==> flow/design.v <==
`timescale 1ns / 1ps
module ARM(
    input CLK,
    input RESET,
    input [31:0] InstrF,
    input [31:0] ReadData,
    output reg MemWriteM,
    output [31:0] PCF,
    output reg [31:0] ALUResultM,
    output [31:0] WriteData
    );
    reg [31:0] InstrD;
	reg[31:0] RD1E;
	wire [31:0] ResultW;
	wire [31:0] PC_Prev;
    wire WE3 ;
    wire [31:0] WD3 ;
    wire [31:0] R15 ;
    wire [31:0] RD1D ;
    wire [31:0] RD2D ;
    wire [1:0] ImmSrc ;
    wire [23:0] InstrImm ;
    wire [31:0] ExtImmD ;
    wire [3:0] Rd ;
    wire [1:0] Op ;
    wire [5:0] Funct ;
    wire MemtoRegD ;
    wire ALUSrcD ;
    wire [1:0] RegSrcD ;
    wire PCSD ;
    wire RegWD ;
    wire NoWriteD ;
    wire MemWD ;
    wire [1:0] FlagWD ;
    wire [3:0] CondD ;
    wire C_Flag ;
    wire [1:0] ShD ;
    reg [1:0] ShE;
    wire [4:0] Shamt5D ;
    wire [31:0] ShIn ;
    wire [31:0] ShOut ;
    wire [3:0] ALUControlD ;
    wire [3:0] ALUFlags ;
    wire WE_PC ;    
    wire [31:0] PC_IN ;
    reg PCSE;
    reg RegWE;
    reg MemWE;
    reg [1:0] FlagWE;
    reg NoWriteE;
    reg [3:0] ALUControlE;
    reg MemtoRegE;
    reg ALUSrcE;
    reg [3:0] CondE;
    reg [31:0] RD2E;
    reg [3:0] WA3E;
    reg [31:0] ExtImmE;
    reg [4:0] Shamt5E;
    wire RegWriteE;
    wire MemWriteE;
    wire FlushE;
    wire [31:0] SrcAE;
    wire [31:0] SrcBE;
    wire [1:0] ForwardAE;
    wire [1:0] ForwardBE;
    wire [31:0] WriteDataE;
    wire [31:0] ALUResultE;    
    wire PCSrcE;
    reg PCSrcM;
    reg RegWriteM;
    reg MemtoRegM;
    reg [3:0] WA3M;
    reg [31:0] WriteDataM;
    wire ForwardM;
    reg PCSrcW;
    reg RegWriteW;
    reg MemtoRegW;
    reg [31:0] ReadDataW;
    reg [31:0] ALUResultW;
    reg [3:0] WA3W;
    wire StallF;
    wire FlushD;
    wire StallD;
    reg [31:0] PCD;
    reg [31:0] PCE;
    wire [31:0] PCPlus4F;
    reg [31:0] PCPlus4D;
    reg [31:0] PCPlus4E;
    wire WE_PrALUResult;
    wire WE_PrPCSrc;
    wire BranchAcceptD = 1'b0;
    wire [3:0] RA1D;
    wire [3:0] RA2D;
    reg [3:0] RA1E;
    reg [3:0] RA2E;
    reg [3:0] RA2M;
    wire FlushD_H;
    wire FlushE_H;
    always @ (posedge CLK) begin
        if (RESET || FlushD) begin
            InstrD <= 1'b0;
            PCD <= 1'b0;
            PCPlus4D <= 1'b0;
        end
        else if (!StallD) begin
            InstrD <= InstrF;
            PCD <= PCF;
            PCPlus4D <= PCPlus4F;
        end
    end 
    always @ (posedge CLK) begin
        if (RESET || FlushE) begin
            PCSE <= 1'b0;
            RegWE <= 1'b0;
            MemWE <= 1'b0;
            FlagWE <= 1'b0;
            NoWriteE <= 1'b0;
            ALUControlE <= 1'b0;
            MemtoRegE <= 1'b0;
            ALUSrcE <= 1'b0;
            CondE <= 1'b0;
            ShE <= 1'b0;
            RD1E <= 1'b0;
            RD2E <= 1'b0;
            WA3E <= 1'b0;
            ExtImmE <= 1'b0;
            RA1E <= 1'b0;
            RA2E <= 1'b0;
            Shamt5E <= 1'b0;
            PCE <= 1'b0;
            PCPlus4E <= 1'b0;
        end
        else begin    
            ShE <= ShD;
            PCSE <= PCSD;
            RegWE <= RegWD;
            MemWE <= MemWD;
            FlagWE <= FlagWD;
            NoWriteE <= NoWriteD;
            ALUControlE <= ALUControlD;
            MemtoRegE <= MemtoRegD;
            ALUSrcE <= ALUSrcD;
            CondE <= CondD;
            RD1E <= RD1D;
            RD2E <= RD2D;
            WA3E <= InstrD[15:12];
            ExtImmE <= ExtImmD;
            RA1E <= RA1D;
            RA2E <= RA2D;
            Shamt5E <= Shamt5D;
            PCE <= PCD;
            PCPlus4E <= PCPlus4D;
        end
    end
    assign SrcAE = 
        ForwardAE == 2'b00 ? RD1E:
        ForwardAE == 2'b01 ? ResultW:
        ForwardAE == 2'b10 ? ALUResultM:
        1'b0;
    assign ShIn = 
        ForwardBE == 2'b00 ? RD2E:
        ForwardBE == 2'b01 ? ResultW:
        ForwardBE == 2'b10 ? ALUResultM:
        1'b0;
    assign WriteDataE = ShIn;    
    assign SrcBE = 
        ALUSrcE == 1'b0 ? ShOut: 
        ExtImmE;
    assign InstrImm = InstrD[23:0];
    assign Shamt5D = InstrD[11:7]; 
    assign ShD = InstrD[6:5];
    always @ (posedge CLK) begin
        if (RESET) begin
            RegWriteM <= 1'b0;
            MemWriteM <= 1'b0;
            MemtoRegM <= 1'b0;
        end
        else begin
            RegWriteM <= RegWriteE;
            MemWriteM <= MemWriteE;
            MemtoRegM <= MemtoRegE;
        end
        ALUResultM <= ALUResultE;
        WriteDataM <= WriteDataE;
        WA3M <= WA3E;
        RA2M <= RA2E;
    end
    always @ (posedge CLK) begin
        if (RESET) begin
            RegWriteW <= 1'b0;
            MemtoRegW <= 1'b0;
        end
        else begin
            RegWriteW <= RegWriteM;
            MemtoRegW <= MemtoRegM;
        end
        ReadDataW <= ReadData;
        ALUResultW <= ALUResultM;
        WA3W <= WA3M;
    end
    assign ResultW = (MemtoRegW == 1'b1) ? ReadDataW : ALUResultW;
    assign WE_PC = !StallF ;  
    RegFile RegFile1( 
                    CLK,
                    WE3,
                    RA1D,
                    RA2D,
                    WA3W,
                    WD3,
                    R15,
                    RD1D,
                    RD2D     
                );
    Extend Extend1(
                    ImmSrc,
                    InstrImm,
                    ExtImmD
                );
    Decoder Decoder1(
                    Rd,
                    Op,
                    Funct,
                    PCSD,
                    RegWD,
                    MemWD,
                    MemtoRegD,
                    ALUSrcD,
                    ImmSrc,
                    RegSrcD,
                    NoWriteD,
                    ALUControlD,
                    FlagWD
                );
    CondLogic CondLogic1(
                    CLK,
                    PCSE,
                    RegWE,
                    NoWriteE,
                    MemWE,
                    FlagWE,
                    CondE,
                    ALUFlags,
                    C_Flag,
                    PCSrcE,
                    RegWriteE,
                    MemWriteE,
                    RESET
                );
    Shifter Shifter1(
                    ShE,
                    Shamt5E,
                    ShIn,
                    ShOut
                );
    ALU ALU1(
                    SrcAE,
                    SrcBE,
                    ALUControlE,
                    C_Flag,
                    ALUResultE,
                    ALUFlags
                );           
    hazard_logic hazard_logic1(
                    RA1E,
                    RA2E,
                    RA1D,
                    RA2D,
                    WA3E,
                    MemtoRegE,
                    RegWriteE,
                    RegWriteM,
                    RegWriteW,
                    WA3M,
                    WA3W,
                    RA2M,
                    MemWriteM,
                    MemtoRegW,
                    PCSrcE,
                    MemtoRegD,
                    FlushD_H,
                    StallF,
                    StallD,
                    FlushE_H,
                    ForwardAE,
                    ForwardBE,
                    ForwardM
    );
    assign PCPlus4F = PCF + 3'b100;
    ProgramCounter ProgramCounter1(
                    CLK,
                    RESET,
                    WE_PC,    
                    PC_IN,
                    PCF  
                );                      
    assign CondD = InstrD[31:28];
    assign Op = InstrD[27:26];
    assign Funct = InstrD[25:20];
    assign Rd = InstrD[15:12];
    assign RA1D = RegSrcD[0] == 1'b0 ? InstrD[19:16] : 4'b1111;
    assign RA2D = RegSrcD[1] == 1'b0 ? InstrD[3:0] : InstrD[15:12];
    assign WD3 = ResultW;
    assign WE3 = RegWriteW;
    assign R15 = (BranchAcceptD) ? PCPlus4D + 3'b100 : PCPlus4F;
    assign WriteData = 
        ForwardM == 1'b0 ? WriteDataM :
        ResultW;   
    assign FlushD = FlushD_H;
    assign FlushE = FlushE_H;
    assign PC_IN = (!PCSrcE == 1'b0) ? ALUResultE : PCPlus4F ;
    assign PC_Prev = PC_IN;
endmodule
`timescale 1ns / 1ps
module RegFile(
    input         CLK,
    input         WE3,
    input  [3:0]  A1,
    input  [3:0]  A2,
    input  [3:0]  A3,
    input  [31:0] WD3,
    input  [31:0] R15,
    output [31:0] RD1,
    output [31:0] RD2
    );
    reg [31:0] RegBank [0:14];
    always @(posedge CLK) begin
        if (WE3 && A3 != 4'b1111)
            RegBank[A3] <= WD3;
    end
    assign RD1 = (A1 == 4'b1111) ? R15 :
                 (WE3 && A1 == A3) ? WD3 : RegBank[A1];
    assign RD2 = (A2 == 4'b1111) ? R15 :
                 (WE3 && A2 == A3) ? WD3 : RegBank[A2];
endmodule
`timescale 1ns / 1ps
module Extend(
    input      [1:0]  ImmSrc,
    input      [23:0] InstrImm,
    output reg [31:0] ExtImm
    );
    always @(*) begin
        case (ImmSrc)
            2'b00:   ExtImm = {24'b0, InstrImm[7:0]};                        
            2'b01:   ExtImm = {20'b0, InstrImm[11:0]};                       
            2'b10:   ExtImm = {{6{InstrImm[23]}}, InstrImm[23:0], 2'b00};    
            default: ExtImm = 32'h00000000;
        endcase
    end
endmodule
`timescale 1ns / 1ps
module Decoder(
    input  [3:0] Rd,
    input  [1:0] Op,
    input  [5:0] Funct,
    output PCS,
    output RegW,
    output MemW,
    output MemtoReg,
    output ALUSrc,
    output [1:0] ImmSrc,
    output [1:0] RegSrc,
    output reg NoWrite,
    output reg [3:0] ALUControl,
    output reg [1:0] FlagW
    );
    wire [1:0] ALUOp;
    wire Branch;
    wire RegW_internal;
    assign Branch = (Op == 2'b10);
    assign MemtoReg = (Op == 2'b01);
    assign MemW = (Op == 2'b01 && Funct[0] == 1'b0);
    assign ALUSrc = (Op == 2'b00 && Funct[5] == 1'b0) ? 1'b0 : 1'b1;
    assign ImmSrc = (Op == 2'b00) ? 2'b00 :
                    (Op == 2'b01) ? 2'b01 : 2'b10;
    assign RegW_internal = ((Op == 2'b01 && Funct[0] == 1'b0) || (Op == 2'b10)) ? 1'b0 : 1'b1;
    assign RegW = RegW_internal;
    assign RegSrc[0] = (Op == 2'b10);
    assign RegSrc[1] = (Op == 2'b01 && Funct[0] == 1'b0);
    assign ALUOp = (Op == 2'b00) ? 2'b01 :
                   (Op == 2'b01 && Funct[3] == 1'b1) ? 2'b10 :
                   (Op == 2'b01 && Funct[3] == 1'b0) ? 2'b11 :
                   2'b00;
    assign PCS = ((Rd == 4'b1111 && RegW_internal) || Branch) ? 1'b1 : 1'b0;
    always @(*) begin
        NoWrite = 1'b0;
        ALUControl = 4'b0100;
        FlagW = 2'b00;
        if (ALUOp[1]) begin
            if (ALUOp[0]) ALUControl = 4'b0010;    
            else          ALUControl = 4'b0100;    
        end
        else if (ALUOp[0]) begin
            case (Funct[4:1])
                4'b0000: begin ALUControl = 4'b0000; FlagW = Funct[0] ? 2'b10 : 2'b00; end  
                4'b0001: begin ALUControl = 4'b0001; FlagW = Funct[0] ? 2'b10 : 2'b00; end  
                4'b0010: begin ALUControl = 4'b0010; FlagW = Funct[0] ? 2'b11 : 2'b00; end  
                4'b0011: begin ALUControl = 4'b0011; FlagW = Funct[0] ? 2'b11 : 2'b00; end  
                4'b0100: begin ALUControl = 4'b0100; FlagW = Funct[0] ? 2'b11 : 2'b00; end  
                4'b0101: begin ALUControl = 4'b0101; FlagW = Funct[0] ? 2'b11 : 2'b00; end  
                4'b0110: begin ALUControl = 4'b0110; FlagW = Funct[0] ? 2'b11 : 2'b00; end  
                4'b0111: begin ALUControl = 4'b0111; FlagW = Funct[0] ? 2'b11 : 2'b00; end  
                4'b1000: begin ALUControl = 4'b0000; FlagW = 2'b10; NoWrite = 1'b1; end     
                4'b1001: begin ALUControl = 4'b0001; FlagW = 2'b10; NoWrite = 1'b1; end     
                4'b1010: begin ALUControl = 4'b0010; FlagW = 2'b11; NoWrite = 1'b1; end     
                4'b1011: begin ALUControl = 4'b0100; FlagW = 2'b11; NoWrite = 1'b1; end     
                4'b1100: begin ALUControl = 4'b1100; FlagW = Funct[0] ? 2'b10 : 2'b00; end  
                4'b1101: begin ALUControl = 4'b1101; FlagW = 2'b10; end                     
                4'b1110: begin ALUControl = 4'b1110; FlagW = Funct[0] ? 2'b10 : 2'b00; end  
                default: begin ALUControl = 4'b1111; FlagW = Funct[0] ? 2'b10 : 2'b00; end  
            endcase
        end
    end
endmodule
`timescale 1ns / 1ps
module CondLogic(
    input        CLK,
    input        PCS,
    input        RegW,
    input        NoWrite,
    input        MemW,
    input  [1:0] FlagW,
    input  [3:0] Cond,
    input  [3:0] ALUFlags,
    output       C_Flag,
    output       PCSrc,
    output       RegWrite,
    output       MemWrite,
    input        RESET
    );
    reg CondEx;
    reg N, Z, C, V;
    wire [1:0] FlagWrite;
    always @(*) begin
        case (Cond)
            4'b0000: CondEx = Z;
            4'b0001: CondEx = ~Z;
            4'b0010: CondEx = C;
            4'b0011: CondEx = ~C;
            4'b0100: CondEx = N;
            4'b0101: CondEx = ~N;
            4'b0110: CondEx = V;
            4'b0111: CondEx = ~V;
            4'b1000: CondEx = ~Z & C;
            4'b1001: CondEx = Z | ~C;
            4'b1010: CondEx = ~(N ^ V);
            4'b1011: CondEx = N ^ V;
            4'b1100: CondEx = ~Z & ~(N ^ V);
            4'b1101: CondEx = Z | (N ^ V);
            4'b1110: CondEx = 1'b1;
            default: CondEx = 1'b0;    
        endcase
    end
    assign FlagWrite = FlagW & {2{CondEx}};
    assign PCSrc = PCS & CondEx;
    assign RegWrite = RegW & CondEx & ~NoWrite;
    assign MemWrite = MemW & CondEx;
    assign C_Flag = C;
    always @(posedge CLK) begin
        if (RESET) begin
            N <= 1'b0;
            Z <= 1'b0;
            C <= 1'b0;
            V <= 1'b0;
        end
        else begin
            if (FlagWrite[1]) begin
                N <= ALUFlags[3];
                Z <= ALUFlags[2];
            end
            if (FlagWrite[0]) begin
                C <= ALUFlags[1];
                V <= ALUFlags[0];
            end
        end
    end
endmodule
`timescale 1ns / 1ps
module Shifter(
    input      [1:0]  Sh,
    input      [4:0]  Shamt5,
    input      [31:0] ShIn,
    output reg [31:0] ShOut
    );
    always @(*) begin
        case (Sh)
            2'b00:   ShOut = ShIn << Shamt5;
            2'b01:   ShOut = ShIn >> Shamt5;
            2'b10:   ShOut = $signed(ShIn) >>> Shamt5;
            default: ShOut = (ShIn >> Shamt5) | (ShIn << (6'd32 - {1'b0, Shamt5}));
        endcase
    end
endmodule
`timescale 1ns / 1ps
module ALU(
    input  [31:0] Src_A,
    input  [31:0] Src_B,
    input  [3:0]  ALUControl,
    input         C_Flag,
    output [31:0] ALUResult,
    output [3:0]  ALUFlags
    );
    reg  [32:0] Src_A_comp;
    reg  [32:0] Src_B_comp;
    reg  [32:0] C_0;
    reg  [31:0] ALUResult_i;
    reg         V;
    wire [32:0] S_wider;
    wire N, Z, C;
    assign S_wider = Src_A_comp + Src_B_comp + C_0;
    always @(*) begin
        C_0 = 33'd0;
        Src_A_comp = {1'b0, Src_A};
        Src_B_comp = {1'b0, Src_B};
        ALUResult_i = Src_B;
        V = 1'b0;
        case (ALUControl)
            4'b0000: ALUResult_i = Src_A & Src_B;
            4'b0001: ALUResult_i = Src_A ^ Src_B;
            4'b0010: begin
                C_0[0] = 1'b1;
                Src_B_comp = {1'b0, ~Src_B};
                ALUResult_i = S_wider[31:0];
                V = (Src_A[31] ^ Src_B[31]) & ~(Src_B[31] ^ S_wider[31]);
            end
            4'b0011: begin
                C_0[0] = 1'b1;
                Src_A_comp = {1'b0, ~Src_A};
                ALUResult_i = S_wider[31:0];
            end
            4'b0100: begin
                ALUResult_i = S_wider[31:0];
                V = ~(Src_A[31] ^ Src_B[31]) & (Src_B[31] ^ S_wider[31]);
            end
            4'b0101: begin
                C_0[0] = 1'b1;
                ALUResult_i = S_wider[31:0];
                V = ~(Src_A[31] ^ Src_B[31]) & (Src_B[31] ^ S_wider[31]);
            end
            4'b0110: begin
                C_0 = C_Flag ? {33{1'b1}} : 33'd0;
                Src_B_comp = {1'b0, ~Src_B};
                ALUResult_i = S_wider[31:0];
                V = ~(Src_A[31] ^ Src_B[31]) & (Src_B[31] ^ S_wider[31]);
            end
            4'b0111: begin
                C_0 = C_Flag ? {33{1'b1}} : 33'd0;
                Src_A_comp = {1'b0, ~Src_A};
                ALUResult_i = S_wider[31:0];
                V = ~(Src_A[31] ^ Src_B[31]) & (Src_B[31] ^ S_wider[31]);
            end
            4'b1100: ALUResult_i = Src_A | Src_B;
            4'b1101: ALUResult_i = Src_B;
            4'b1110: ALUResult_i = Src_A & ~Src_B;
            4'b1111: ALUResult_i = ~Src_B;
            default: ALUResult_i = Src_B;    
        endcase
    end
    assign N = ALUResult_i[31];
    assign Z = (ALUResult_i == 32'h00000000);
    assign C = S_wider[32];
    assign ALUResult = ALUResult_i;
    assign ALUFlags = {N, Z, C, V};
endmodule
`timescale 1ns / 1ps
module hazard_logic(
    input  [3:0] RA1E,
    input  [3:0] RA2E,
    input  [3:0] RA1D,
    input  [3:0] RA2D,
    input  [3:0] WA3E,
    input        MemtoRegE,
    input        RegWriteE,
    input        RegWriteM,
    input        RegWriteW,
    input  [3:0] WA3M,
    input  [3:0] WA3W,
    input  [3:0] RA2M,
    input        MemWriteM,
    input        MemtoRegW,
    input        PCSrcE,
    input        MemtoRegD,
    output       FlushD,
    output       StallF,
    output       StallD,
    output       FlushE,
    output [1:0] ForwardAE,
    output [1:0] ForwardBE,
    output       ForwardM
    );
    wire Match_1E_M = (RA1E == WA3M);
    wire Match_2E_M = (RA2E == WA3M);
    wire Match_1E_W = (RA1E == WA3W);
    wire Match_2E_W = (RA2E == WA3W);
    wire Match_12_D_E;
    wire ldrstall;
    assign ForwardAE = (Match_1E_M && RegWriteM) ? 2'b10 :
                       (Match_1E_W && RegWriteW) ? 2'b01 : 2'b00;
    assign ForwardBE = (Match_2E_M && RegWriteM) ? 2'b10 :
                       (Match_2E_W && RegWriteW) ? 2'b01 : 2'b00;
    assign ForwardM = (RA2M == WA3W) && MemWriteM && MemtoRegW && RegWriteW;
    assign Match_12_D_E = (RA1D == WA3E) || ((RA2D == WA3E) && !MemtoRegD);
    assign ldrstall = Match_12_D_E && MemtoRegE && RegWriteE;
    assign StallF = ldrstall;
    assign StallD = ldrstall;
    assign FlushE = ldrstall || PCSrcE;
    assign FlushD = PCSrcE;
endmodule
`timescale 1ns / 1ps
module ProgramCounter(
    input             CLK,
    input             RESET,
    input             WE_PC,
    input      [31:0] PC_IN,
    output reg [31:0] PC
    );
    always @(posedge CLK) begin
        if (RESET)
            PC <= 32'h00000000;
        else if (WE_PC)
            PC <= PC_IN;
    end
endmodule
# Tool chain data of ARM
# Tool output for the design above before and after an edit, in the order of the flow.
# "before" refers to lines of the RTL above, "after" to lines of the edited file.
# "delta": "after" minus "before" as printed here.
# Not given: n/a
[inputs] design="ARM" clock_port="CLK" cell_library="sky130hd" pvt_corner="tt_025C_1v80"

# The edit
# The edit as a unified diff against the file above.
# This change comes from a script, not from a designer. The edited design behaves differently; no optimisation was intended.
# begin of diff
@@ -325,5 +325,4 @@
     reg [31:0] RegBank [0:14];
     always @(posedge CLK) begin
-        if (WE3 && A3 != 4'b1111)
             RegBank[A3] <= WD3;
     end
# end of diff

# Word-level counts
# Yosys after proc, flatten, opt, wreduce and memory -nomap, before mapping. Enables and synchronous resets that opt folds into registers are not counted as muxes. Memory bits, and registers merged into a memory's read port (data or address), are not among the register bits. Print and check cells are not counted. Equal cells are merged and count once.
# Memory sizes are those after Yosys's memory passes, which may raise the word count (mostly to a power of two), join words into wider ones and drop unused or constant bits.
[bits] element="regBits" before=344 after=344 delta=0
[bits] element="memories" before=1 after=1 delta=0
[bits] element="ramBits" before=480 after=480 delta=0
[bits] element="output_inout_bits" before=97 after=97 delta=0
[bits] element="elab_cells" before=236 after=231 delta=-5
[bits] element="input_bits" before=66 after=66 delta=0
[classes] element="mux" before=49 after=46 delta=-3
[classes] element="bitwise" before=33 after=33 delta=0
[classes] element="equal" before=61 after=60 delta=-1
[classes] element="reduce_logical" before=49 after=48 delta=-1
[classes] element="add_sub_neg" before=4 after=4 delta=0
[classes] element="shifts" before=4 after=4 delta=0
[mem_list] element="mem_shapes" before="RegFile1.RegBank 15x32 r2 w1" after="RegFile1.RegBank 15x32 r2 w1"
[ops] op="1-bit logical AND" before=18 after=17 delta=-1
[ops] op="32-bit 2-to-1 mux" before=18 after=17 delta=-1
[ops] op="1-bit 2-to-1 mux" before=7 after=6 delta=-1
[ops] op="4-bit 2-to-1 mux" before=5 after=4 delta=-1
[ops] op="4-bit != test with constant B" before=1 after=0 delta=-1
[ops] op="4-bit equality test with constant B" before=20 after=20 delta=0
[ops] op="4-bit by 3-bit equality test with 1-bit output with constant B" before=12 after=12 delta=0
[ops] op="1-bit NOT" before=12 after=12 delta=0
[ops] op="4-bit equality test" before=9 after=9 delta=0
[ops] op="2-bit 2-to-1 mux" before=9 after=9 delta=0
[ops] op="1-bit bitwise AND" before=8 after=8 delta=0
[ops] op="2-bit OR reduction" before=8 after=8 delta=0
[ops] op="4-bit by 2-bit equality test with 1-bit output with constant B" before=6 after=6 delta=0
[ops] op="1-bit logical OR" before=6 after=6 delta=0
[ops] op="2-bit by 1-bit equality test with 1-bit output with constant B" before=5 after=5 delta=0
[ops] op="2-bit equality test with constant B" before=5 after=5 delta=0
[ops] op="2-bit zero test" before=5 after=5 delta=0
[ops] op="4-bit by 1-bit equality test with 1-bit output with constant B" before=3 after=3 delta=0
[ops] op="4-bit zero test" before=3 after=3 delta=0
[ops] op="3-bit OR reduction" before=3 after=3 delta=0
[ops] op="1-bit XOR" before=3 after=3 delta=0
[ops] op="32-bit bitwise AND" before=2 after=2 delta=0
[ops] op="32-bit NOT" before=2 after=2 delta=0
[ops] op="1-bit bitwise OR" before=2 after=2 delta=0
[ops] op="32-bit bitwise OR" before=2 after=2 delta=0
[ops] op="1-bit case mux with 2-bit select" before=2 after=2 delta=0
[ops] op="32-bit case mux with 3-bit select" before=2 after=2 delta=0
[ops] op="4-bit OR reduction" before=2 after=2 delta=0
# The list need not be complete.

# Depth
# Longest topological path by Yosys (ltp), each cell counted once; first at word level (registers and memories cut), then after technology mapping (sequential cells cut; the memories' decode and read muxes count).
[depth] element="word_depth" before=20 after=20 delta=0
[depth] element="ABC_AREA" before="0" after="0"
[depth] element="depth_mapped" before=35 after=35 delta=0
[depth] element="depth_no_buf" before=29 after=29 delta=0

# Mapped cells and area
# Yosys stat after the flow's synthesis: flattened, memories mapped to cells. It holds for the ABC_AREA given above (unset counts as 0); a run with the other value may have another netlist.
[by_type] type="sky130_fd_sc_hd__and2_1" before=24 after=95 delta=71
[by_type] type="sky130_fd_sc_hd__a21oi_1" before=325 after=381 delta=56
[by_type] type="sky130_fd_sc_hd__nor3_1" before=125 after=73 delta=-52
[by_type] type="sky130_fd_sc_hd__nand3_1" before=165 after=114 delta=-51
[by_type] type="sky130_fd_sc_hd__a211oi_1" before=82 after=127 delta=45
[by_type] type="sky130_fd_sc_hd__nor2_1" before=353 after=320 delta=-33
[by_type] type="sky130_fd_sc_hd__mux2i_1" before=122 after=97 delta=-25
[by_type] type="sky130_fd_sc_hd__nand2_1" before=860 after=840 delta=-20
[by_type] type="sky130_fd_sc_hd__o21ai_0" before=256 after=276 delta=20
[by_type] type="sky130_fd_sc_hd__clkbuf_1" before=311 after=329 delta=18
[by_type] type="sky130_fd_sc_hd__buf_1" before=34 after=46 delta=12
[by_type] type="sky130_fd_sc_hd__o22ai_1" before=107 after=118 delta=11
[by_type] type="sky130_fd_sc_hd__o32ai_1" before=12 after=22 delta=10
[by_type] type="sky130_fd_sc_hd__a22oi_1" before=10 after=20 delta=10
[by_type] type="sky130_fd_sc_hd__buf_4" before=12 after=3 delta=-9
[by_type] type="sky130_fd_sc_hd__mux4_2" before=58 after=66 delta=8
[by_type] type="sky130_fd_sc_hd__nand4_1" before=19 after=27 delta=8
[by_type] type="sky130_fd_sc_hd__o2111ai_1" before=10 after=18 delta=8
# The list need not be complete.
[mapped] element="seq_area_um2" before=21320.4 after=21320.4 delta=0.0
[mapped] element="flip_flops" before=825 after=825 delta=0
[mapped] element="buf_cells" before=399 after=413 delta=14
[mapped] element="yosys_area_um2" before=46671.0 after=47469.3 delta=798.3
[mapped] element="cells" before=5020 after=5129 delta=109
# By module: a second synthesis without flattening, with its own total; a netlist apart from the flattened one above.
[hier_totals] element="cells_unflattened" before=4431 after=4340 delta=-91
[hier_totals] element="area_unflattened_um2" before=48116.1 after=47833.4 delta=-282.7
# Rows give one instance, submodules left out.
[by_module_before] mod="RegFile" seq_area_um2=14413.8 n_inst=1 mod_area_um2=23567.6 cells=1502
[by_module_before] mod="ARM" seq_area_um2=6165.9 n_inst=1 mod_area_um2=11173.2 cells=1183
[by_module_before] mod="ALU" seq_area_um2=0.0 n_inst=1 mod_area_um2=5834.3 cells=854
[by_module_before] mod="Shifter" seq_area_um2=0.0 n_inst=1 mod_area_um2=5031.1 cells=618
[by_module_before] mod="ProgramCounter" seq_area_um2=640.6 n_inst=1 mod_area_um2=1163.6 cells=103
[by_module_before] mod="CondLogic" seq_area_um2=80.1 n_inst=1 mod_area_um2=494.2 cells=54
[by_module_before] mod="hazard_logic" seq_area_um2=0.0 n_inst=1 mod_area_um2=375.4 cells=51
[by_module_before] mod="Extend" seq_area_um2=0.0 n_inst=1 mod_area_um2=271.5 cells=37
[by_module_before] mod="Decoder" seq_area_um2=0.0 n_inst=1 mod_area_um2=205.2 cells=29
[by_module_after] mod="RegFile" seq_area_um2=14413.8 n_inst=1 mod_area_um2=23284.8 cells=1411
[by_module_after] mod="ARM" seq_area_um2=6165.9 n_inst=1 mod_area_um2=11173.2 cells=1183
[by_module_after] mod="ALU" seq_area_um2=0.0 n_inst=1 mod_area_um2=5834.3 cells=854
[by_module_after] mod="Shifter" seq_area_um2=0.0 n_inst=1 mod_area_um2=5031.1 cells=618
[by_module_after] mod="ProgramCounter" seq_area_um2=640.6 n_inst=1 mod_area_um2=1163.6 cells=103
[by_module_after] mod="CondLogic" seq_area_um2=80.1 n_inst=1 mod_area_um2=494.2 cells=54
[by_module_after] mod="hazard_logic" seq_area_um2=0.0 n_inst=1 mod_area_um2=375.4 cells=51
[by_module_after] mod="Extend" seq_area_um2=0.0 n_inst=1 mod_area_um2=271.5 cells=37
[by_module_after] mod="Decoder" seq_area_um2=0.0 n_inst=1 mod_area_um2=205.2 cells=29

# Path before layout
# Source: OpenSTA report_checks on the synthesized netlist (no wires, ideal clock, input and output delay 20% of the period each), path of least setup slack; recovery checks are left aside. Register names are those of the netlist, which keeps one name where synthesis merged equal registers.
[synth_timing] element="path_type" before="register -> register" after="register -> register"
[synth_timing] element="from" before="register Shamt5E[0]" after="register Shamt5E[1]"
[synth_timing] element="to" before="register CondLogic1.Z" after="register CondLogic1.V"
[synth_timing] element="setup_ps" before=59 after=86 delta=27
[synth_timing] element="path_slack_ps" before=1243 after=957 delta=-286
[synth_timing] element="driving_pins" before=34 after=36 delta=2
[synth_timing] element="path_buffers" before=6 after=6 delta=0
[synth_timing] element="launch_ps" before=0 after=0 delta=0
[synth_timing] element="t_required_ps" before=8941 after=8914 delta=-27
[synth_timing] element="path_delay_ps" before=7757 after=8043 delta=286
[synth_timing] element="period_ps" before=9000 after=9000 delta=0
[synth_timing] element="arrival_ps" before=7698 after=7957 delta=259
[synth_timing] element="period_less_setup_slack_ps" before=7757 after=8043 delta=286
# "path_delay_ps" is the arrival time less input delay plus setup time.
# "driving_pins" counts driving pins, that of a launching flip-flop among them; a cell with two outputs on the path counts twice.
# "period_less_setup_slack_ps" = period - worst setup slack (recovery checks aside). The figure is calculated, with input and output delays left at 20% of the set period.
# Between the ends stands the longest chain of elaborated cells between them, by number of cells; it is not shown to be the way that was timed. Of several equally long chains one is given.
# Each line given opens the expression or statement behind the cell; cells for indexed reads and writes are added by Yosys, which also makes memories of some case tables.
[synth_between_before] cell_sequence="sky130_fd_sc_hd__dfxtp_1 -> sky130_fd_sc_hd__buf_2 -> sky130_fd_sc_hd__inv_2 -> sky130_fd_sc_hd__buf_1 -> sky130_fd_sc_hd__clkbuf_1 -> sky130_fd_sc_hd__buf_1 -> sky130_fd_sc_hd__ha_1 -> sky130_fd_sc_hd__o21ai_0 -> sky130_fd_sc_hd__nand2_1 -> sky130_fd_sc_hd__buf_2 -> sky130_fd_sc_hd__buf_4 -> sky130_fd_sc_hd__o32ai_1 -> sky130_fd_sc_hd__o211ai_1 -> sky130_fd_sc_hd__a32oi_1 -> sky130_fd_sc_hd__a221oi_1 -> sky130_fd_sc_hd__or2_2 -> sky130_fd_sc_hd__a31oi_1 -> sky130_fd_sc_hd__xnor2_1 -> sky130_fd_sc_hd__fa_1 -> sky130_fd_sc_hd__ha_1 -> sky130_fd_sc_hd__a21o_1 -> sky130_fd_sc_hd__a21o_1 -> sky130_fd_sc_hd__a221oi_1 -> sky130_fd_sc_hd__o221ai_1 -> sky130_fd_sc_hd__a221o_1 -> sky130_fd_sc_hd__nand3_1 -> sky130_fd_sc_hd__a41oi_1 -> sky130_fd_sc_hd__a21o_1 -> sky130_fd_sc_hd__a21oi_1 -> sky130_fd_sc_hd__xnor2_1 -> sky130_fd_sc_hd__a221o_1 -> sky130_fd_sc_hd__nor4bb_1 -> sky130_fd_sc_hd__nand4_1 -> sky130_fd_sc_hd__nand2_1" elab_chain_cells=11 cone_cells=18 classes_between="3 x add/sub; 4 x shift; 4 x mux; 6 x logic; 1 x reduce/logical"
[synth_lines_before] element="from (decl)" line=58 rtl="reg [4:0] Shamt5E;"
[synth_lines_before] element="from (assign)" line=129 rtl="Shamt5E <= 1'b0;"
[synth_lines_before] element="from (assign)" line=150 rtl="Shamt5E <= Shamt5D;"
[synth_lines_before] element="6-bit by 5-bit subtractor with 6-bit output" line=489 rtl="default: ShOut = (ShIn >> Shamt5) | (ShIn << (6'd32 - {1'b0, Shamt5}));"
[synth_lines_before] element="32-bit by 6-bit << shifter with 32-bit output" line=489
[synth_lines_before] element="32-bit bitwise OR" line=489
[synth_lines_before] element="32-bit case mux with 3-bit select" line=485 rtl="case (Sh)"
[synth_lines_before] element="32-bit 2-to-1 mux" line=167 rtl="ALUSrcE == 1'b0 ? ShOut:"
[synth_lines_before] element="32-bit NOT" line=521 rtl="Src_B_comp = {1'b0, ~Src_B};"
[synth_lines_before] element="32-bit 2-to-1 mux" line=516 rtl="case (ALUControl)"
[synth_lines_before] element="32-bit by 32-bit adder with 33-bit output" line=509 rtl="assign S_wider = Src_A_comp + Src_B_comp + C_0;"
[synth_lines_before] element="33-bit adder" line=509
[synth_lines_before] element="32-bit case mux with 6-bit select" line=516
[synth_lines_before] element="32-bit zero test" line=559 rtl="assign Z = (ALUResult_i == 32'h00000000);"
[synth_lines_before] element="to (assign)" line=461 rtl="Z <= 1'b0;"
[synth_lines_before] element="to (assign)" line=468 rtl="Z <= ALUFlags[2];"
[synth_lines_before] element="to (decl)" line=431 rtl="reg N, Z, C, V;"
# Some nets on the timed path still bear RTL names; the line given drives or declares the net.
[synth_named_nets_before] net="ALU1.ALUResult[30]" line=516
[synth_between_after] cell_sequence="sky130_fd_sc_hd__dfxtp_1 -> sky130_fd_sc_hd__buf_2 -> sky130_fd_sc_hd__inv_1 -> sky130_fd_sc_hd__buf_1 -> sky130_fd_sc_hd__buf_1 -> sky130_fd_sc_hd__clkbuf_1 -> sky130_fd_sc_hd__ha_1 -> sky130_fd_sc_hd__o21a_1 -> sky130_fd_sc_hd__nor2_1 -> sky130_fd_sc_hd__clkbuf_1 -> sky130_fd_sc_hd__clkbuf_1 -> sky130_fd_sc_hd__nand2_1 -> sky130_fd_sc_hd__nor2_1 -> sky130_fd_sc_hd__and2_1 -> sky130_fd_sc_hd__nand2_1 -> sky130_fd_sc_hd__a22o_1 -> sky130_fd_sc_hd__a311o_1 -> sky130_fd_sc_hd__xnor2_1 -> sky130_fd_sc_hd__fa_1 -> sky130_fd_sc_hd__inv_1 -> sky130_fd_sc_hd__ha_1 -> sky130_fd_sc_hd__fa_1 -> sky130_fd_sc_hd__a211o_1 -> sky130_fd_sc_hd__a21oi_1 -> sky130_fd_sc_hd__o211ai_1 -> sky130_fd_sc_hd__a21oi_1 -> sky130_fd_sc_hd__o221ai_1 -> sky130_fd_sc_hd__a221oi_1 -> sky130_fd_sc_hd__o21ai_0 -> sky130_fd_sc_hd__a21o_1 -> sky130_fd_sc_hd__a21oi_1 -> sky130_fd_sc_hd__xor2_1 -> sky130_fd_sc_hd__xnor2_1 -> sky130_fd_sc_hd__nor3_1 -> sky130_fd_sc_hd__a31oi_1 -> sky130_fd_sc_hd__a211oi_1" elab_chain_cells=13 cone_cells=19 classes_between="3 x add/sub; 4 x shift; 4 x mux; 8 x logic"
[synth_lines_after] element="from (decl)" line=58 rtl="reg [4:0] Shamt5E;"
[synth_lines_after] element="from (assign)" line=129 rtl="Shamt5E <= 1'b0;"
[synth_lines_after] element="from (assign)" line=150 rtl="Shamt5E <= Shamt5D;"
[synth_lines_after] element="6-bit by 5-bit subtractor with 6-bit output" line=488 rtl="default: ShOut = (ShIn >> Shamt5) | (ShIn << (6'd32 - {1'b0, Shamt5}));"
[synth_lines_after] element="32-bit by 6-bit << shifter with 32-bit output" line=488
[synth_lines_after] element="32-bit bitwise OR" line=488
[synth_lines_after] element="32-bit case mux with 3-bit select" line=484 rtl="case (Sh)"
[synth_lines_after] element="32-bit 2-to-1 mux" line=167 rtl="ALUSrcE == 1'b0 ? ShOut:"
[synth_lines_after] element="32-bit NOT" line=520 rtl="Src_B_comp = {1'b0, ~Src_B};"
[synth_lines_after] element="32-bit 2-to-1 mux" line=515 rtl="case (ALUControl)"
[synth_lines_after] element="32-bit by 32-bit adder with 33-bit output" line=508 rtl="assign S_wider = Src_A_comp + Src_B_comp + C_0;"
[synth_lines_after] element="33-bit adder" line=508
[synth_lines_after] element="1-bit XOR" line=522 rtl="V = (Src_A[31] ^ Src_B[31]) & ~(Src_B[31] ^ S_wider[31]);"
[synth_lines_after] element="1-bit NOT" line=522
[synth_lines_after] element="1-bit bitwise AND" line=522
[synth_lines_after] element="1-bit case mux with 2-bit select" line=515
[synth_lines_after] element="to (assign)" line=462 rtl="V <= 1'b0;"
[synth_lines_after] element="to (assign)" line=471 rtl="V <= ALUFlags[0];"
[synth_lines_after] element="to (decl)" line=430 rtl="reg N, Z, C, V;"

# Timing after layout
# Path of least setup slack in the final report of each run of set A (OpenROAD, finished layout, wires in). Where an end is a register, its clock arrival counts in the times.
# The path's times are printed in steps of 10 ps; the period is the one set.
[layout_timing] element="path_type" before="register -> register" after="register -> register"
[layout_timing] element="from" before="register MemtoRegW" after="register RA2E[3]"
[layout_timing] element="to" before="register CondLogic1.Z" after="register CondLogic1.Z"
[layout_timing] element="path_slack_ps" before=410 after=420 delta=10
[layout_timing] element="driving_pins" before=30 after=30 delta=0
[layout_timing] element="t_required_ps" before=9460 after=9460 delta=0
[layout_timing] element="path_buffers" before=3 after=4 delta=1
[layout_timing] element="setup_ps" before=50 after=50 delta=0
[layout_timing] element="arrival_ps" before=9050 after=9040 delta=-10
[layout_timing] element="launch_ps" before=690 after=710 delta=20
[layout_timing] element="period_ps" before=8840 after=8840 delta=0
# Between the ends stands the longest chain of elaborated cells between them, by number of cells; it is not shown to be the way that was timed. Of several equally long chains one is given.
[layout_between_before] cell_sequence="sky130_fd_sc_hd__dfxtp_2 -> sky130_fd_sc_hd__buf_12 -> sky130_fd_sc_hd__mux2i_1 -> sky130_fd_sc_hd__buf_4 -> sky130_fd_sc_hd__inv_1 -> sky130_fd_sc_hd__nor3_1 -> sky130_fd_sc_hd__o31a_2 -> sky130_fd_sc_hd__inv_1 -> sky130_fd_sc_hd__o22ai_1 -> sky130_fd_sc_hd__a2111oi_1 -> sky130_fd_sc_hd__buf_4 -> sky130_fd_sc_hd__or2_2 -> sky130_fd_sc_hd__a2111o_1 -> sky130_fd_sc_hd__o22a_1 -> sky130_fd_sc_hd__xnor2_1 -> sky130_fd_sc_hd__fa_1 -> sky130_fd_sc_hd__ha_1 -> sky130_fd_sc_hd__a21oi_1 -> sky130_fd_sc_hd__o22ai_1 -> sky130_fd_sc_hd__a211oi_1 -> sky130_fd_sc_hd__o221ai_1 -> sky130_fd_sc_hd__a21oi_1 -> sky130_fd_sc_hd__xnor2_1 -> sky130_fd_sc_hd__o221ai_1 -> sky130_fd_sc_hd__a2111oi_0 -> sky130_fd_sc_hd__a21oi_1 -> sky130_fd_sc_hd__or4_1 -> sky130_fd_sc_hd__nor4_2 -> sky130_fd_sc_hd__nand4_1 -> sky130_fd_sc_hd__nand2_1" elab_chain_cells=13 cone_cells=24 classes_between="2 x add/sub; 4 x shift; 10 x mux; 7 x logic; 1 x reduce/logical"
[layout_lines_before] element="from (decl)" line=77 rtl="reg MemtoRegW;"
[layout_lines_before] element="from (assign)" line=191 rtl="MemtoRegW <= 1'b0;"
[layout_lines_before] element="from (assign)" line=195 rtl="MemtoRegW <= MemtoRegM;"
[layout_lines_before] element="32-bit 2-to-1 mux" line=201 rtl="assign ResultW = (MemtoRegW == 1'b1) ? ReadDataW : ALUResultW;"
[layout_lines_before] element="32-bit 2-to-1 mux" line=162 rtl="ForwardBE == 2'b01 ? ResultW:"
[layout_lines_before] element="32-bit 2-to-1 mux" line=161 rtl="ForwardBE == 2'b00 ? RD2E:"
[layout_lines_before] element="32-bit by 5-bit right shift with 32-bit output" line=489 rtl="default: ShOut = (ShIn >> Shamt5) | (ShIn << (6'd32 - {1'b0, Shamt5}));"
[layout_lines_before] element="32-bit bitwise OR" line=489
[layout_lines_before] element="32-bit case mux with 3-bit select" line=485 rtl="case (Sh)"
[layout_lines_before] element="32-bit 2-to-1 mux" line=167 rtl="ALUSrcE == 1'b0 ? ShOut:"
[layout_lines_before] element="32-bit NOT" line=521 rtl="Src_B_comp = {1'b0, ~Src_B};"
[layout_lines_before] element="32-bit 2-to-1 mux" line=516 rtl="case (ALUControl)"
[layout_lines_before] element="32-bit by 32-bit adder with 33-bit output" line=509 rtl="assign S_wider = Src_A_comp + Src_B_comp + C_0;"
[layout_lines_before] element="33-bit adder" line=509
[layout_lines_before] element="32-bit case mux with 6-bit select" line=516
[layout_lines_before] element="32-bit zero test" line=559 rtl="assign Z = (ALUResult_i == 32'h00000000);"
[layout_lines_before] element="to (assign)" line=461 rtl="Z <= 1'b0;"
[layout_lines_before] element="to (assign)" line=468 rtl="Z <= ALUFlags[2];"
[layout_lines_before] element="to (decl)" line=431 rtl="reg N, Z, C, V;"
# Some nets on the timed path still bear RTL names; the line given drives or declares the net.
[layout_named_nets_before] net="RegFile1.WD3[29]" line=201
[layout_named_nets_before] net="ShIn[29]" line=161
[layout_named_nets_before] net="ALU1.ALUResult[20]" line=516
[layout_between_after] cell_sequence="sky130_fd_sc_hd__dfxtp_1 -> sky130_fd_sc_hd__xnor2_1 -> sky130_fd_sc_hd__and3_2 -> sky130_fd_sc_hd__buf_4 -> sky130_fd_sc_hd__a21oi_1 -> sky130_fd_sc_hd__o311ai_0 -> sky130_fd_sc_hd__a31oi_1 -> sky130_fd_sc_hd__a2111oi_1 -> sky130_fd_sc_hd__buf_4 -> sky130_fd_sc_hd__a31oi_1 -> sky130_fd_sc_hd__a41oi_1 -> sky130_fd_sc_hd__buf_4 -> sky130_fd_sc_hd__xnor2_1 -> sky130_fd_sc_hd__fa_1 -> sky130_fd_sc_hd__ha_1 -> sky130_fd_sc_hd__and2_1 -> sky130_fd_sc_hd__a221oi_1 -> sky130_fd_sc_hd__o211ai_1 -> sky130_fd_sc_hd__a21oi_1 -> sky130_fd_sc_hd__o221ai_1 -> sky130_fd_sc_hd__a21oi_1 -> sky130_fd_sc_hd__mux2i_1 -> sky130_fd_sc_hd__nand2_1 -> sky130_fd_sc_hd__mux2_2 -> sky130_fd_sc_hd__nor4_1 -> sky130_fd_sc_hd__nand4b_1 -> sky130_fd_sc_hd__nor4_1 -> sky130_fd_sc_hd__buf_4 -> sky130_fd_sc_hd__nand4_1 -> sky130_fd_sc_hd__nand2_1" elab_chain_cells=18 cone_cells=29 classes_between="2 x add/sub; 4 x eq/ne; 4 x shift; 9 x mux; 6 x logic; 4 x reduce/logical"
[layout_lines_after] element="from (decl)" line=95 rtl="reg [3:0] RA2E;"
[layout_lines_after] element="from (assign)" line=128 rtl="RA2E <= 1'b0;"
[layout_lines_after] element="from (assign)" line=149 rtl="RA2E <= RA2D;"
[layout_lines_after] element="4-bit equality test" line=592 rtl="wire Match_2E_W = (RA2E == WA3W);"
[layout_lines_after] element="1-bit logical AND" line=598 rtl="(Match_2E_W && RegWriteW) ? 2'b01 : 2'b00;"
[layout_lines_after] element="1-bit 2-to-1 mux" line=598
[layout_lines_after] element="2-bit 2-to-1 mux" line=597 rtl="assign ForwardBE = (Match_2E_M && RegWriteM) ? 2'b10 :"
[layout_lines_after] element="2-bit equality test" line=163 rtl="ForwardBE == 2'b10 ? ALUResultM:"
[layout_lines_after] element="32-bit 2-to-1 mux" line=163
[layout_lines_after] element="32-bit 2-to-1 mux" line=162 rtl="ForwardBE == 2'b01 ? ResultW:"
[layout_lines_after] element="[... 4 more ...]"
[layout_lines_after] element="32-bit 2-to-1 mux" line=167 rtl="ALUSrcE == 1'b0 ? ShOut:"
[layout_lines_after] element="32-bit NOT" line=520 rtl="Src_B_comp = {1'b0, ~Src_B};"
[layout_lines_after] element="32-bit 2-to-1 mux" line=515 rtl="case (ALUControl)"
[layout_lines_after] element="32-bit by 32-bit adder with 33-bit output" line=508 rtl="assign S_wider = Src_A_comp + Src_B_comp + C_0;"
[layout_lines_after] element="33-bit adder" line=508
[layout_lines_after] element="32-bit case mux with 6-bit select" line=515
[layout_lines_after] element="32-bit zero test" line=558 rtl="assign Z = (ALUResult_i == 32'h00000000);"
[layout_lines_after] element="to (assign)" line=460 rtl="Z <= 1'b0;"
[layout_lines_after] element="to (assign)" line=467 rtl="Z <= ALUFlags[2];"
[layout_lines_after] element="to (decl)" line=430 rtl="reg N, Z, C, V;"
[layout_named_nets_after] net="ALU1.ALUResult[23]" line=515

# Flow runs
# Runs of the flow (Yosys, OpenROAD) on both versions; the two runs of a pair have the same settings. The constraints put input and output delay at 20% of the set period each and load the outputs with 0.01 pF.
[settings_set_A] period_ns=8.84 CAP_MARGIN=20 CORE_MARGIN=2 CORE_UTILIZATION=40 SLEW_MARGIN=20
[results_set_A] element="ws_setup_ps" before=409 after=424 delta=15
[results_set_A] element="clock_period_reached_ps" before=8431 after=8416 delta=-15
[results_set_A] element="cell_area_final_um2" before=54409.7 after=56472.9 delta=2063.2
[results_set_A] element="die_area_um2" before=119426.0 after=121445.0 delta=2019.0
[results_set_A] element="timing.hold.ws_ps" before=387 after=385 delta=-2
[results_set_A] element="post_route_util_pct" before=46.9 after=47.9 delta=1.0
[results_set_A] element="ys_area_um2" before=46671.0 after=47469.3 delta=798.3
[results_set_A] element="design_power_uw" before=12518 after=13348 delta=830
[results_set_A] element="final_setup_tns_ps" before=0 after=0 delta=0
[settings_set_B] ABC_AREA=1 CELL_PAD_IN_SITES_GLOBAL_PLACEMENT=1 CORE_ASPECT_RATIO=0.65 CORE_UTILIZATION=29 CTS_CLUSTER_SIZE=53 MAX_ROUTING_LAYER="met4" PLACE_DENSITY=0.82 SETUP_SLACK_MARGIN=1.08 SLEW_MARGIN=15 period_ns=6.23 CAP_MARGIN=20 CORE_MARGIN=2
[results_set_B] element="ws_setup_ps" before=68 after=-70 delta=-138
[results_set_B] element="clock_period_reached_ps" before=6162 after=6300 delta=138
[results_set_B] element="cell_area_final_um2" before=59786.1 after=61297.5 delta=1511.4
[results_set_B] element="die_area_um2" before=161754.0 after=162620.0 delta=866.0
[results_set_B] element="timing.hold.ws_ps" before=398 after=376 delta=-22
[results_set_B] element="post_route_util_pct" before=38.1 after=38.6 delta=0.5
[results_set_B] element="ys_area_um2" before=45959.1 after=46208.1 delta=249.0
[results_set_B] element="design_power_uw" before=18884 after=19969 delta=1085
[results_set_B] element="final_setup_tns_ps" before=0 after=-70 delta=-70
# "clock_period_reached_ps" means the clock period less the worst setup slack. The figure is calculated, with input and output delays left at 20% of the set period.
# "design_power_uw": no workload was simulated; the value follows from the tool's default switching activity.
